==> flow/design.v <==
module Control(
    input  [5:0] opcode,
    output reg RegDst, Branch, MemRead, MemtoReg,
    output reg [1:0] ALUOp,
    output reg MemWrite, ALUSrc, RegWrite
);
    always @(*) begin
        case (opcode)
            6'b000000: begin  
                RegDst   = 1;
                ALUSrc   = 0;
                MemtoReg = 0;
                RegWrite = 1;
                MemRead  = 0;
                MemWrite = 0;
                Branch   = 0;
                ALUOp    = 2'b10;
            end
            6'b100011: begin  
                RegDst   = 0;
                ALUSrc   = 1;
                MemtoReg = 1;
                RegWrite = 1;
                MemRead  = 1;
                MemWrite = 0;
                Branch   = 0;
                ALUOp    = 2'b00;
            end
            6'b101011: begin  
                RegDst   = 0;
                ALUSrc   = 1;
                MemtoReg = 0;
                RegWrite = 0;
                MemRead  = 0;
                MemWrite = 1;
                Branch   = 0;
                ALUOp    = 2'b00;
            end
            6'b000100: begin  
                RegDst   = 0;
                ALUSrc   = 0;
                MemtoReg = 0;
                RegWrite = 0;
                MemRead  = 0;
                MemWrite = 0;
                Branch   = 1;
                ALUOp    = 2'b01;
            end
            default: begin
                RegDst   = 0;
                ALUSrc   = 0;
                MemtoReg = 0;
                RegWrite = 0;
                MemRead  = 0;
                MemWrite = 0;
                Branch   = 0;
                ALUOp    = 2'b00;
            end
        endcase
    end
endmodule
module ALUControl(
    input  [1:0] ALUOp,
    input  [5:0] funct,
    output reg [3:0] ALUControl
);
    always @(*) begin
        casex ({ALUOp, funct})
            8'b10_100000: ALUControl = 4'b0010;  
            8'b10_100010: ALUControl = 4'b0110;  
            8'b10_100100: ALUControl = 4'b0000;  
            8'b10_100101: ALUControl = 4'b0001;  
            8'b10_101010: ALUControl = 4'b0111;  
            8'b00_xxxxxx: ALUControl = 4'b0010;  
            8'b01_xxxxxx: ALUControl = 4'b0110;  
            default:      ALUControl = 4'b0000;
        endcase
    end
endmodule
module ALU(
    input  [31:0] A,
    input  [31:0] B,
    input  [3:0]  ALUControl,
    output reg [31:0] Result,
    output Zero
);
    assign Zero = (Result == 0);
    always @(*) begin
        case (ALUControl)
            4'b0010: Result = A + B;            
            4'b0110: Result = A - B;            
            4'b0000: Result = A & B;            
            4'b0001: Result = A | B;            
            4'b0111: Result = (A < B) ? 1 : 0;  
            default: Result = 0;
        endcase
    end
endmodule
`timescale 1ns / 1ps
module Get_Instruction(
    input  [31:0] instruction,
    output [5:0] opcode,
    output reg [4:0] rs,
    output reg [4:0] rt,
    output reg [4:0] rd,
    output reg [4:0] shamt,
    output reg [5:0] funct,
    output reg [15:0] immediate,
    output reg isRtype,
    output reg isItype
);
assign opcode = instruction[31:26];
always @(*) begin
    if (opcode == 6'b000000) begin 
        isRtype   = 1'b1;
        isItype   = 1'b0;
        rs        = instruction[25:21];
        rt        = instruction[20:16];
        rd        = instruction[15:11];
        shamt     = instruction[10:6];
        funct     = instruction[5:0];
        immediate = 16'b0;
    end else begin
        isRtype   = 1'b0;
        isItype   = 1'b1;
        rs        = instruction[25:21];
        rt        = instruction[20:16];
        immediate = instruction[15:0];
        rd        = 5'b0;
        shamt     = 5'b0;
        funct     = 6'b0;
    end
end
endmodule 
`timescale 1ns / 1ps
module getoperands(
    output [31:0] operand1,
    output [31:0] operand2,
    input  [4:0] rs,
    input  [4:0] rt,
    input  [4:0] rd,
    input  [31:0] write_data,
    input  RegDst,
    input  RegWrite,
    input  ALUSrc,           
    input  clk
);
    reg [31:0] registers [0:31];
    wire [4:0] write_reg = (RegDst == 1) ? rd : rt;
    assign operand1 = (rs == 5'd0) ? 32'd0 : registers[rs];
    assign operand2 = (ALUSrc == 1) ? 32'd0 : ((rt == 5'd0) ? 32'd0 : registers[rt]);
    always @(posedge clk) begin
        if (RegWrite && write_reg != 5'd0)
            registers[write_reg] <= write_data;
    end
endmodule
module branch_datapath (
    input  wire [31:0] PC,
    input  wire [31:0] reg1,
    input  wire [31:0] reg2,
    input  wire [15:0] imm,
    input  wire        Branch,
    output wire [31:0] nextPC,
    output wire        Zero,
    output wire        BranchTaken
);
    wire [31:0] PC_plus4;
    wire [31:0] imm_ext;
    wire [31:0] imm_shift;
    wire [31:0] branch_addr;
    wire [31:0] alu_result;
    assign PC_plus4   = PC + 32'd4;
    assign imm_ext    = {{16{imm[15]}}, imm};
    assign imm_shift  = imm_ext << 2;
    assign branch_addr = PC_plus4 + imm_shift;
    assign alu_result = reg1 - reg2;
    assign Zero       = (alu_result == 32'd0);
    assign BranchTaken = Branch & Zero;
    assign nextPC     = BranchTaken ? branch_addr : PC_plus4;
endmodule
module mips_core (
    input  wire        clk,
    input  wire        reset,
    output wire [31:0] imem_addr,
    input  wire [31:0] imem_data,
    output wire [31:0] dmem_addr,
    output wire [31:0] dmem_wdata,
    output wire        dmem_we,
    output wire        dmem_re,
    input  wire [31:0] dmem_rdata
);
    reg  [31:0] PC;
    wire [31:0] nextPC;
    wire [5:0]  opcode, funct;
    wire [4:0]  rs, rt, rd, shamt;
    wire [15:0] immediate;
    wire        isRtype, isItype;
    wire RegDst, Branch, MemRead, MemtoReg, MemWrite, ALUSrc, RegWrite;
    wire [1:0]  ALUOp;
    wire [3:0]  ALUCtl;
    wire [31:0] reg1, reg2, alu_b, alu_result, write_back;
    wire        alu_zero, br_zero, br_taken;
    always @(posedge clk or posedge reset) begin
        if (reset)
            PC <= 32'b0;
        else
            PC <= nextPC;
    end
    assign imem_addr = PC;
    Get_Instruction GI (
        .instruction(imem_data),
        .opcode(opcode),
        .rs(rs),
        .rt(rt),
        .rd(rd),
        .shamt(shamt),
        .funct(funct),
        .immediate(immediate),
        .isRtype(isRtype),
        .isItype(isItype)
    );
    Control CTRL (
        .opcode(opcode),
        .RegDst(RegDst),
        .Branch(Branch),
        .MemRead(MemRead),
        .MemtoReg(MemtoReg),
        .ALUOp(ALUOp),
        .MemWrite(MemWrite),
        .ALUSrc(ALUSrc),
        .RegWrite(RegWrite)
    );
    ALUControl ALUCTRL (
        .ALUOp(ALUOp),
        .funct(funct),
        .ALUControl(ALUCtl)
    );
    getoperands RF (
        .operand1(reg1),
        .operand2(reg2),
        .rs(rs),
        .rt(rt),
        .rd(rd),
        .write_data(write_back),
        .RegDst(RegDst),
        .RegWrite(RegWrite),
        .ALUSrc(1'b0),
        .clk(clk)
    );
    assign alu_b = ALUSrc ? {{16{immediate[15]}}, immediate} : reg2;
    ALU ALU0 (
        .A(reg1),
        .B(alu_b),
        .ALUControl(ALUCtl),
        .Result(alu_result),
        .Zero(alu_zero)
    );
    branch_datapath BD (
        .PC(PC),
        .reg1(reg1),
        .reg2(reg2),
        .imm(immediate),
        .Branch(Branch),
        .nextPC(nextPC),
        .Zero(br_zero),
        .BranchTaken(br_taken)
    );
    assign dmem_addr  = alu_result;
    assign dmem_wdata = reg2;
    assign dmem_we    = MemWrite;
    assign dmem_re    = MemRead;
    assign write_back = MemtoReg ? dmem_rdata : alu_result;
endmodule
Hand-over note for mips_core

======== Reports on mips_core ========
Module mips_core before and after one edit of its RTL, step after step.
"before" refers to lines of the RTL above, "after" to lines of the edited file.
"change": "after" minus "before" as printed here.
A cell with n/a has no value.
set-up
  design top .............................. mips_core
  clock ................................... clk
  standard-cell library ................... sky130hd
  corner .................................. tt_025C_1v80

======== The edit ========
Unified diff, file above to edited file.
A script made this edit. It changes what the design does and was not meant as an optimisation.
begin of diff
@@ -256,14 +256,7 @@
         .Zero(alu_zero)
     );
-    branch_datapath BD (
-        .PC(PC),
-        .reg1(reg1),
-        .reg2(reg2),
-        .imm(immediate),
-        .Branch(Branch),
-        .nextPC(nextPC),
-        .Zero(br_zero),
-        .BranchTaken(br_taken)
-    );
+    assign nextPC = reg1;
+    assign br_zero = Branch;
+    assign br_taken = Branch;
     assign dmem_addr  = alu_result;
     assign dmem_wdata = reg2;
end of diff

======== Word level ========
Source: Yosys, flattened and elaborated, memories not mapped. Widths are those after wreduce; folded enables and synchronous resets count as part of the registers. Registers that Yosys merges into a memory's read port (data or address) are not register bits. Print and check cells do not count. Equal cells are merged and count once.
Memory sizes are those after Yosys's memory passes, which may raise the word count (mostly to a power of two), join words into wider ones and drop unused or constant bits.
bit counts
  item                             before  after  change
  register bits                    32      32     0
  latch bits                       0       0      0
  memory bits (writable)           1024    1024   0
  memory bits (read-only)          0       0      0
  word width x clocked read ports  0       0      0
  memories kept                    1       1      0
  input port bits                  66      66     0
  output and inout port bits       98      98     0
  word-level cells                 57      50     -7
cells by class
  item                              before  after  change
  $add $sub $neg                    5       2      -3
  $mul                              0       0      0
  div/mod/pow operators             0       0      0
  order comparisons                 1       1      0
  equal/unequal tests               12      12     0
  shift operators                   0       0      0
  multiplexer cells                 22      20     -2
  bitwise operators                 3       2      -1
  reductions and logical operators  12      11     -1
memories
  item                                     before                         after
  words x width with read and write ports  RF.registers 32 x 32 bit 2R1W  RF.registers 32 x 32 bit 2R1W
operator list
  operator                                        before  after  change
  two-way mux 1 bit                               8       7      -1
  two-way mux 32 bit                              6       5      -1
  adder 32 bit                                    2       1      -1
  subtractor 32 bit                               2       1      -1
  adder 32 x 3 -> 32 bit (second input constant)  1       0      -1
  AND 1 bit                                       1       0      -1
  logical NOT 32 bit                              1       0      -1
  == test 8 bit (second input constant)           4       4      0
  OR reduction 2 bit                              4       4      0
  two-way mux 5 bit                               3       3      0
  == test 3 bit (second input constant)           2       2      0
  == test 6 bit (second input constant)           2       2      0
  logical NOT 5 bit                               2       2      0
  AND 32 bit                                      1       1      0
  == test 2 x 1 -> 1 bit (second input constant)  1       1      0
  == test 3 x 1 -> 1 bit (second input constant)  1       1      0
  == test 3 x 2 -> 1 bit (second input constant)  1       1      0
  == test 6 x 3 -> 1 bit (second input constant)  1       1      0
  logical AND 1 bit                               1       1      0
  logical NOT 2 bit                               1       1      0
  logical NOT 4 bit                               1       1      0
  logical NOT 6 bit                               1       1      0
  < comparator 32 bit                             1       1      0
  two-way mux 16 bit                              1       1      0
  two-way mux 6 bit                               1       1      0
  bitwise OR 32 bit                               1       1      0
  parallel mux 2 bit (select 2 bit)               1       1      0
  parallel mux 3 bit (select 4 bit)               1       1      0
Not every row of either side is listed.

======== Logic depth ========
Yosys ltp: most cells in a row. Word level: on the elaborated netlist, between registers, memories and ports. Mapped: between sequential cells and ports; inverters and the memories' decode and read muxes count.
logic depth
  item              before  after  change
  word-level depth  9       9      0
  ABC_AREA          0       0      n/a
  mapped depth      29      27     -2

======== After synthesis ========
Source: synth_stat.txt of the flow (Yosys; design flattened, memories mapped). It holds for the ABC_AREA given above (unset counts as 0); a run with the other value may have another netlist.
synthesis totals
  item                                 before   after    change
  standard cells after synthesis       3592     3250     -342
  cell area after synthesis (sq um)    57506.4  54313.3  -3193.1
  sequential part of the area (sq um)  31500.2  31550.3  +50.1
  flip-flop cells                      1054     1056     +2
  buffer cells                         233      238      +5
cell types
  cell type                  before  after  change
  sky130_fd_sc_hd__mux2i_1   40      183    +143
  sky130_fd_sc_hd__mux4_2    614     495    -119
  sky130_fd_sc_hd__nand2_1   154     86     -68
  sky130_fd_sc_hd__ha_1      159     92     -67
  sky130_fd_sc_hd__inv_1     157     93     -64
  sky130_fd_sc_hd__a21o_1    75      23     -52
  sky130_fd_sc_hd__nor3_1    27      74     +47
  sky130_fd_sc_hd__nand2b_1  81      35     -46
  sky130_fd_sc_hd__xnor2_1   55      10     -45
  sky130_fd_sc_hd__o21ai_0   92      48     -44
  sky130_fd_sc_hd__nand3_1   65      22     -43
  sky130_fd_sc_hd__a22oi_1   8       37     +29
  sky130_fd_sc_hd__clkbuf_1  168     140    -28
  sky130_fd_sc_hd__a21oi_1   147     124    -23
  sky130_fd_sc_hd__o221ai_1  17      40     +23
  sky130_fd_sc_hd__buf_2     8       30     +22
  sky130_fd_sc_hd__a221oi_1  14      33     +19
  sky130_fd_sc_hd__o22ai_1   11      29     +18
Not every row of either side is listed.
The figures by module come from a second, unflattened synthesis with its own total; it is not the netlist above.
second synthesis, totals
  item                                             before   after    change
  cells (unflattened synthesis)                    3997     3302     -695
  area total of the unflattened synthesis (sq um)  60148.9  55390.6  -4758.3
Rows give one instance, submodules left out.
by module, before
  module           times used  cells  area (sq um)
  getoperands      1           2283   47403.0
  ALU              1           821    5387.7
  branch_datapath  1           704    4850.9
  mips_core        1           107    1901.8
  Get_Instruction  1           58     419.2
  Control          1           13     100.1
  ALUControl       1           11     86.3
by module, after
  module           times used  cells  area (sq um)
  getoperands      1           2283   47403.0
  ALU              1           830    5480.3
  mips_core        1           107    1901.8
  Get_Instruction  1           58     419.2
  Control          1           13     100.1
  ALUControl       1           11     86.3

======== Worst setup path after synthesis ========
OpenSTA on the mapped netlist: ideal clock, no wires. The path of least setup slack (recovery checks aside). Input and output delay are each 20% of the period. Register names are those of the netlist, which keeps one name where synthesis merged equal registers.
timing path post-synthesis
  item                               before             after              change
  kind                               input -> output    input -> output    n/a
  from                               in imem_data[16]   in imem_data[16]   n/a
  to                                 out dmem_addr[30]  out dmem_addr[31]  n/a
  clock period (ns)                  10.0               10.0               0.0
  output delay (ns)                  2.000              2.000              0.000
  launch time at the first pin (ns)  2.000              2.000              0.000
  arrival time (ns)                  8.474              7.657              -0.817
  path slack (ns)                    -0.474             0.343              +0.817
  path delay (ns)                    6.474              5.657              -0.817
  driving pins on the path           28                 24                 -4
  buffers on the path                7                  7                  0
  synthesis period reached (ns)      10.474             9.657              -0.817
"path delay" is the arrival time less input delay plus setup time.
A path that ends at an output port has no setup time.
"driving pins on the path": output pins that drive a net of the path, with the launching flip-flop's if there is one; two outputs of one cell count as two.
"synthesis period reached" is the clock period less the worst setup slack; recovery checks do not enter. This is arithmetic on one report: input and output delays are still those of the set period (20% each).
Between the ends stands the longest chain of elaborated cells between them, by number of cells; it is not shown to be the way that was timed. Of several equally long chains one is given.
Each line given opens the expression or statement behind the cell; cells for indexed reads and writes are added by Yosys, which also makes memories of some case tables.
The chain passes a memory read, where the word-level depth is cut; so it can be longer than that depth.
between the ends, post-synthesis, before
  cell sequence ........................... sky130_fd_sc_hd__buf_6 sky130_fd_sc_hd__buf_6 sky130_fd_sc_hd__buf_6 sky130_fd_sc_hd__buf_2 sky130_fd_sc_hd__buf_2 sky130_fd_sc_hd__buf_1 sky130_fd_sc_hd__buf_1 sky130_fd_sc_hd__mux4_2 sky130_fd_sc_hd__mux4_2 sky130_fd_sc_hd__mux2i_1 sky130_fd_sc_hd__nor2_1 sky130_fd_sc_hd__nand2_1 sky130_fd_sc_hd__nand2_1 sky130_fd_sc_hd__ha_1 sky130_fd_sc_hd__fa_1 sky130_fd_sc_hd__a21oi_1 sky130_fd_sc_hd__o21bai_1 sky130_fd_sc_hd__a21o_1 sky130_fd_sc_hd__a21o_1 sky130_fd_sc_hd__a21oi_1 sky130_fd_sc_hd__o21ai_0 sky130_fd_sc_hd__o221ai_1 sky130_fd_sc_hd__o21ai_0 sky130_fd_sc_hd__o21a_1 sky130_fd_sc_hd__a221o_1 sky130_fd_sc_hd__a21oi_1 sky130_fd_sc_hd__mux2i_1 sky130_fd_sc_hd__o21ai_0
  length of the longest elaborated chain .. 5
  elaborated cells on any way between the ends .. 9
  source lines of those cells ............. 8
  classes of those cells .................. 2 x add/sub; 3 x mux; 2 x logic; 1 x reduce/logical; 1 x memory
ends and longest elaborated chain, post-synthesis, before
  item                                line  text
  from (decl)                         185   input  wire [31:0] imem_data,
  memory read (32 x 32 bit)           148   reg [31:0] registers [0:31];
  two-way mux 32 bit                  151   assign operand2 = (ALUSrc == 1) ? 32'd0 : ((rt == 5'd0) ? 32'd0 : registers[rt]);
  two-way mux 32 bit                  250   assign alu_b = ALUSrc ? {{16{immediate[15]}}, immediate} : reg2;
  subtractor 32 bit                   91    4'b0110: Result = A - B;
  parallel mux 32 bit (select 5 bit)  89    case (ALUControl)
  to (decl)                           186   output wire [31:0] dmem_addr,
between the ends, post-synthesis, after
  cell sequence ........................... sky130_fd_sc_hd__buf_6 sky130_fd_sc_hd__buf_6 sky130_fd_sc_hd__buf_4 sky130_fd_sc_hd__clkbuf_1 sky130_fd_sc_hd__buf_2 sky130_fd_sc_hd__buf_1 sky130_fd_sc_hd__mux4_2 sky130_fd_sc_hd__mux4_2 sky130_fd_sc_hd__mux2i_1 sky130_fd_sc_hd__nor3_1 sky130_fd_sc_hd__a21oi_1 sky130_fd_sc_hd__ha_1 sky130_fd_sc_hd__clkbuf_1 sky130_fd_sc_hd__nor4_1 sky130_fd_sc_hd__nor4b_1 sky130_fd_sc_hd__o31ai_1 sky130_fd_sc_hd__a31oi_1 sky130_fd_sc_hd__o22ai_2 sky130_fd_sc_hd__a21boi_4 sky130_fd_sc_hd__o311ai_4 sky130_fd_sc_hd__a31oi_1 sky130_fd_sc_hd__a2111oi_0 sky130_fd_sc_hd__a211oi_1 sky130_fd_sc_hd__nand2_1
  length of the longest elaborated chain .. 5
  elaborated cells on any way between the ends .. 9
  source lines of those cells ............. 8
  classes of those cells .................. 2 x add/sub; 3 x mux; 2 x logic; 1 x reduce/logical; 1 x memory
ends and longest elaborated chain, post-synthesis, after
  item                                line  text
  from (decl)                         185   input  wire [31:0] imem_data,
  memory read (32 x 32 bit)           148   reg [31:0] registers [0:31];
  two-way mux 32 bit                  151   assign operand2 = (ALUSrc == 1) ? 32'd0 : ((rt == 5'd0) ? 32'd0 : registers[rt]);
  two-way mux 32 bit                  250   assign alu_b = ALUSrc ? {{16{immediate[15]}}, immediate} : reg2;
  subtractor 32 bit                   91    4'b0110: Result = A - B;
  parallel mux 32 bit (select 5 bit)  89    case (ALUControl)
  to (decl)                           186   output wire [31:0] dmem_addr,

======== Path in the finished layout ========
Path of least setup slack in the final report of each run of set A (OpenROAD, finished layout, wires in). Where an end is a register, its clock arrival counts in the times.
timing path after layout
  item                               before             after             change
  kind                               input -> output    input -> output   n/a
  from                               in imem_data[16]   in imem_data[16]  n/a
  to                                 out dmem_addr[29]  out dmem_addr[0]  n/a
  clock period (ns)                  9.85               9.85              0.00
  output delay (ns)                  1.97               1.97              0.00
  launch time at the first pin (ns)  1.97               1.97              0.00
  arrival time (ns)                  7.83               7.69              -0.14
  path slack (ns)                    0.05               0.19              +0.14
  driving pins on the path           25                 23                -2
  buffers on the path                7                  8                 +1
Between the ends stands the longest chain of elaborated cells between them, by number of cells; it is not shown to be the way that was timed. Of several equally long chains one is given.
The chain passes a memory read, where the word-level depth is cut; so it can be longer than that depth.
between the ends, after layout, before
  cell sequence ........................... sky130_fd_sc_hd__buf_12 sky130_fd_sc_hd__buf_4 sky130_fd_sc_hd__buf_12 sky130_fd_sc_hd__buf_8 sky130_fd_sc_hd__mux4_2 sky130_fd_sc_hd__mux4_2 sky130_fd_sc_hd__nand2_1 sky130_fd_sc_hd__a21o_1 sky130_fd_sc_hd__o21ai_0 sky130_fd_sc_hd__ha_1 sky130_fd_sc_hd__inv_1 sky130_fd_sc_hd__a21o_1 sky130_fd_sc_hd__a2111oi_4 sky130_fd_sc_hd__buf_4 sky130_fd_sc_hd__o21ai_0 sky130_fd_sc_hd__a31oi_1 sky130_fd_sc_hd__o21bai_2 sky130_fd_sc_hd__a311oi_2 sky130_fd_sc_hd__o21ai_1 sky130_fd_sc_hd__a21o_1 sky130_fd_sc_hd__o21ai_2 sky130_fd_sc_hd__a21oi_2 sky130_fd_sc_hd__nor3_4 sky130_fd_sc_hd__buf_6 sky130_fd_sc_hd__clkdlybuf4s50_1
  length of the longest elaborated chain .. 5
  elaborated cells on any way between the ends .. 9
  source lines of those cells ............. 8
  classes of those cells .................. 2 x add/sub; 3 x mux; 2 x logic; 1 x reduce/logical; 1 x memory
ends and longest elaborated chain, after layout, before
  item                                line  text
  from (decl)                         185   input  wire [31:0] imem_data,
  memory read (32 x 32 bit)           148   reg [31:0] registers [0:31];
  two-way mux 32 bit                  151   assign operand2 = (ALUSrc == 1) ? 32'd0 : ((rt == 5'd0) ? 32'd0 : registers[rt]);
  two-way mux 32 bit                  250   assign alu_b = ALUSrc ? {{16{immediate[15]}}, immediate} : reg2;
  subtractor 32 bit                   91    4'b0110: Result = A - B;
  parallel mux 32 bit (select 5 bit)  89    case (ALUControl)
  to (decl)                           186   output wire [31:0] dmem_addr,
between the ends, after layout, after
  cell sequence ........................... sky130_fd_sc_hd__buf_16 sky130_fd_sc_hd__buf_4 sky130_fd_sc_hd__buf_16 sky130_fd_sc_hd__mux4_2 sky130_fd_sc_hd__mux4_2 sky130_fd_sc_hd__mux2i_1 sky130_fd_sc_hd__buf_4 sky130_fd_sc_hd__nor2_1 sky130_fd_sc_hd__a21o_1 sky130_fd_sc_hd__ha_1 sky130_fd_sc_hd__buf_4 sky130_fd_sc_hd__inv_1 sky130_fd_sc_hd__a21o_1 sky130_fd_sc_hd__a31o_2 sky130_fd_sc_hd__nand2_1 sky130_fd_sc_hd__buf_4 sky130_fd_sc_hd__o211ai_1 sky130_fd_sc_hd__o21ai_2 sky130_fd_sc_hd__nand2b_1 sky130_fd_sc_hd__a31oi_1 sky130_fd_sc_hd__o41ai_2 sky130_fd_sc_hd__buf_4 sky130_fd_sc_hd__clkdlybuf4s50_1
  length of the longest elaborated chain .. 6
  elaborated cells on any way between the ends .. 11
  source lines of those cells ............. 9
  classes of those cells .................. 2 x add/sub; 1 x compare; 4 x mux; 2 x logic; 1 x reduce/logical; 1 x memory
ends and longest elaborated chain, after layout, after
  item                                line  text
  from (decl)                         185   input  wire [31:0] imem_data,
  memory read (32 x 32 bit)           148   reg [31:0] registers [0:31];
  two-way mux 32 bit                  151   assign operand2 = (ALUSrc == 1) ? 32'd0 : ((rt == 5'd0) ? 32'd0 : registers[rt]);
  two-way mux 32 bit                  250   assign alu_b = ALUSrc ? {{16{immediate[15]}}, immediate} : reg2;
  < comparator 32 bit                 94    4'b0111: Result = (A < B) ? 1 : 0;
  two-way mux 1 bit                   94
  parallel mux 32 bit (select 5 bit)  89    case (ALUControl)
  to (decl)                           186   output wire [31:0] dmem_addr,

======== Flow runs ========
Runs of the flow (Yosys, OpenROAD) on both versions; the two runs of a pair have the same settings. The constraints put input and output delay at 20% of the set period each and load the outputs with 0.01 pF.
flow settings, set A
  CORE_UTILIZATION ........................ 45
  PLACE_DENSITY ........................... 0.6
  period_ns ............................... 9.85
  CAP_MARGIN .............................. 20
  CORE_MARGIN ............................. 2
  SLEW_MARGIN ............................. 20
final reports, set A
  item                                 before    after     change
  synthesized cell area (sq um)        57506.4   54313.3   -3193.1
  overall die area (sq um)             130668.0  123493.0  -7175.0
  post-route utilization (%)           53.0      54.0      +1.0
  setup slack of the worst path (ns)   0.050     0.192     +0.142
  total negative setup slack (ns)      0.000     0.000     0.000
  worst hold slack after layout (ns)   0.598     1.021     +0.423
  total power of the final layout (W)  0.012525  0.012803  +0.000278
flow settings, set B
  CORE_UTILIZATION ........................ 22
  GPL_ROUTABILITY_DRIVEN .................. 0
  PLACE_DENSITY_LB_ADDON .................. 0.04
  SETUP_SLACK_MARGIN ...................... 0.69
  TNS_END_PERCENT ......................... 15
  period_ns ............................... 5.49
  CAP_MARGIN .............................. 20
  CORE_MARGIN ............................. 2
  SLEW_MARGIN ............................. 20
final reports, set B
  item                                 before    after     change
  synthesized cell area (sq um)        57506.4   54313.3   -3193.1
  overall die area (sq um)             265498.0  250871.0  -14627.0
  post-route utilization (%)           30.9      30.5      -0.4
  setup slack of the worst path (ns)   -1.789    -1.928    -0.139
  total negative setup slack (ns)      -370.271  -327.488  +42.783
  total power of the final layout (W)  0.02664   0.026233  -0.000407
"total power of the final layout" is the tool's figure for a default switching activity; nothing was simulated.

End of note.
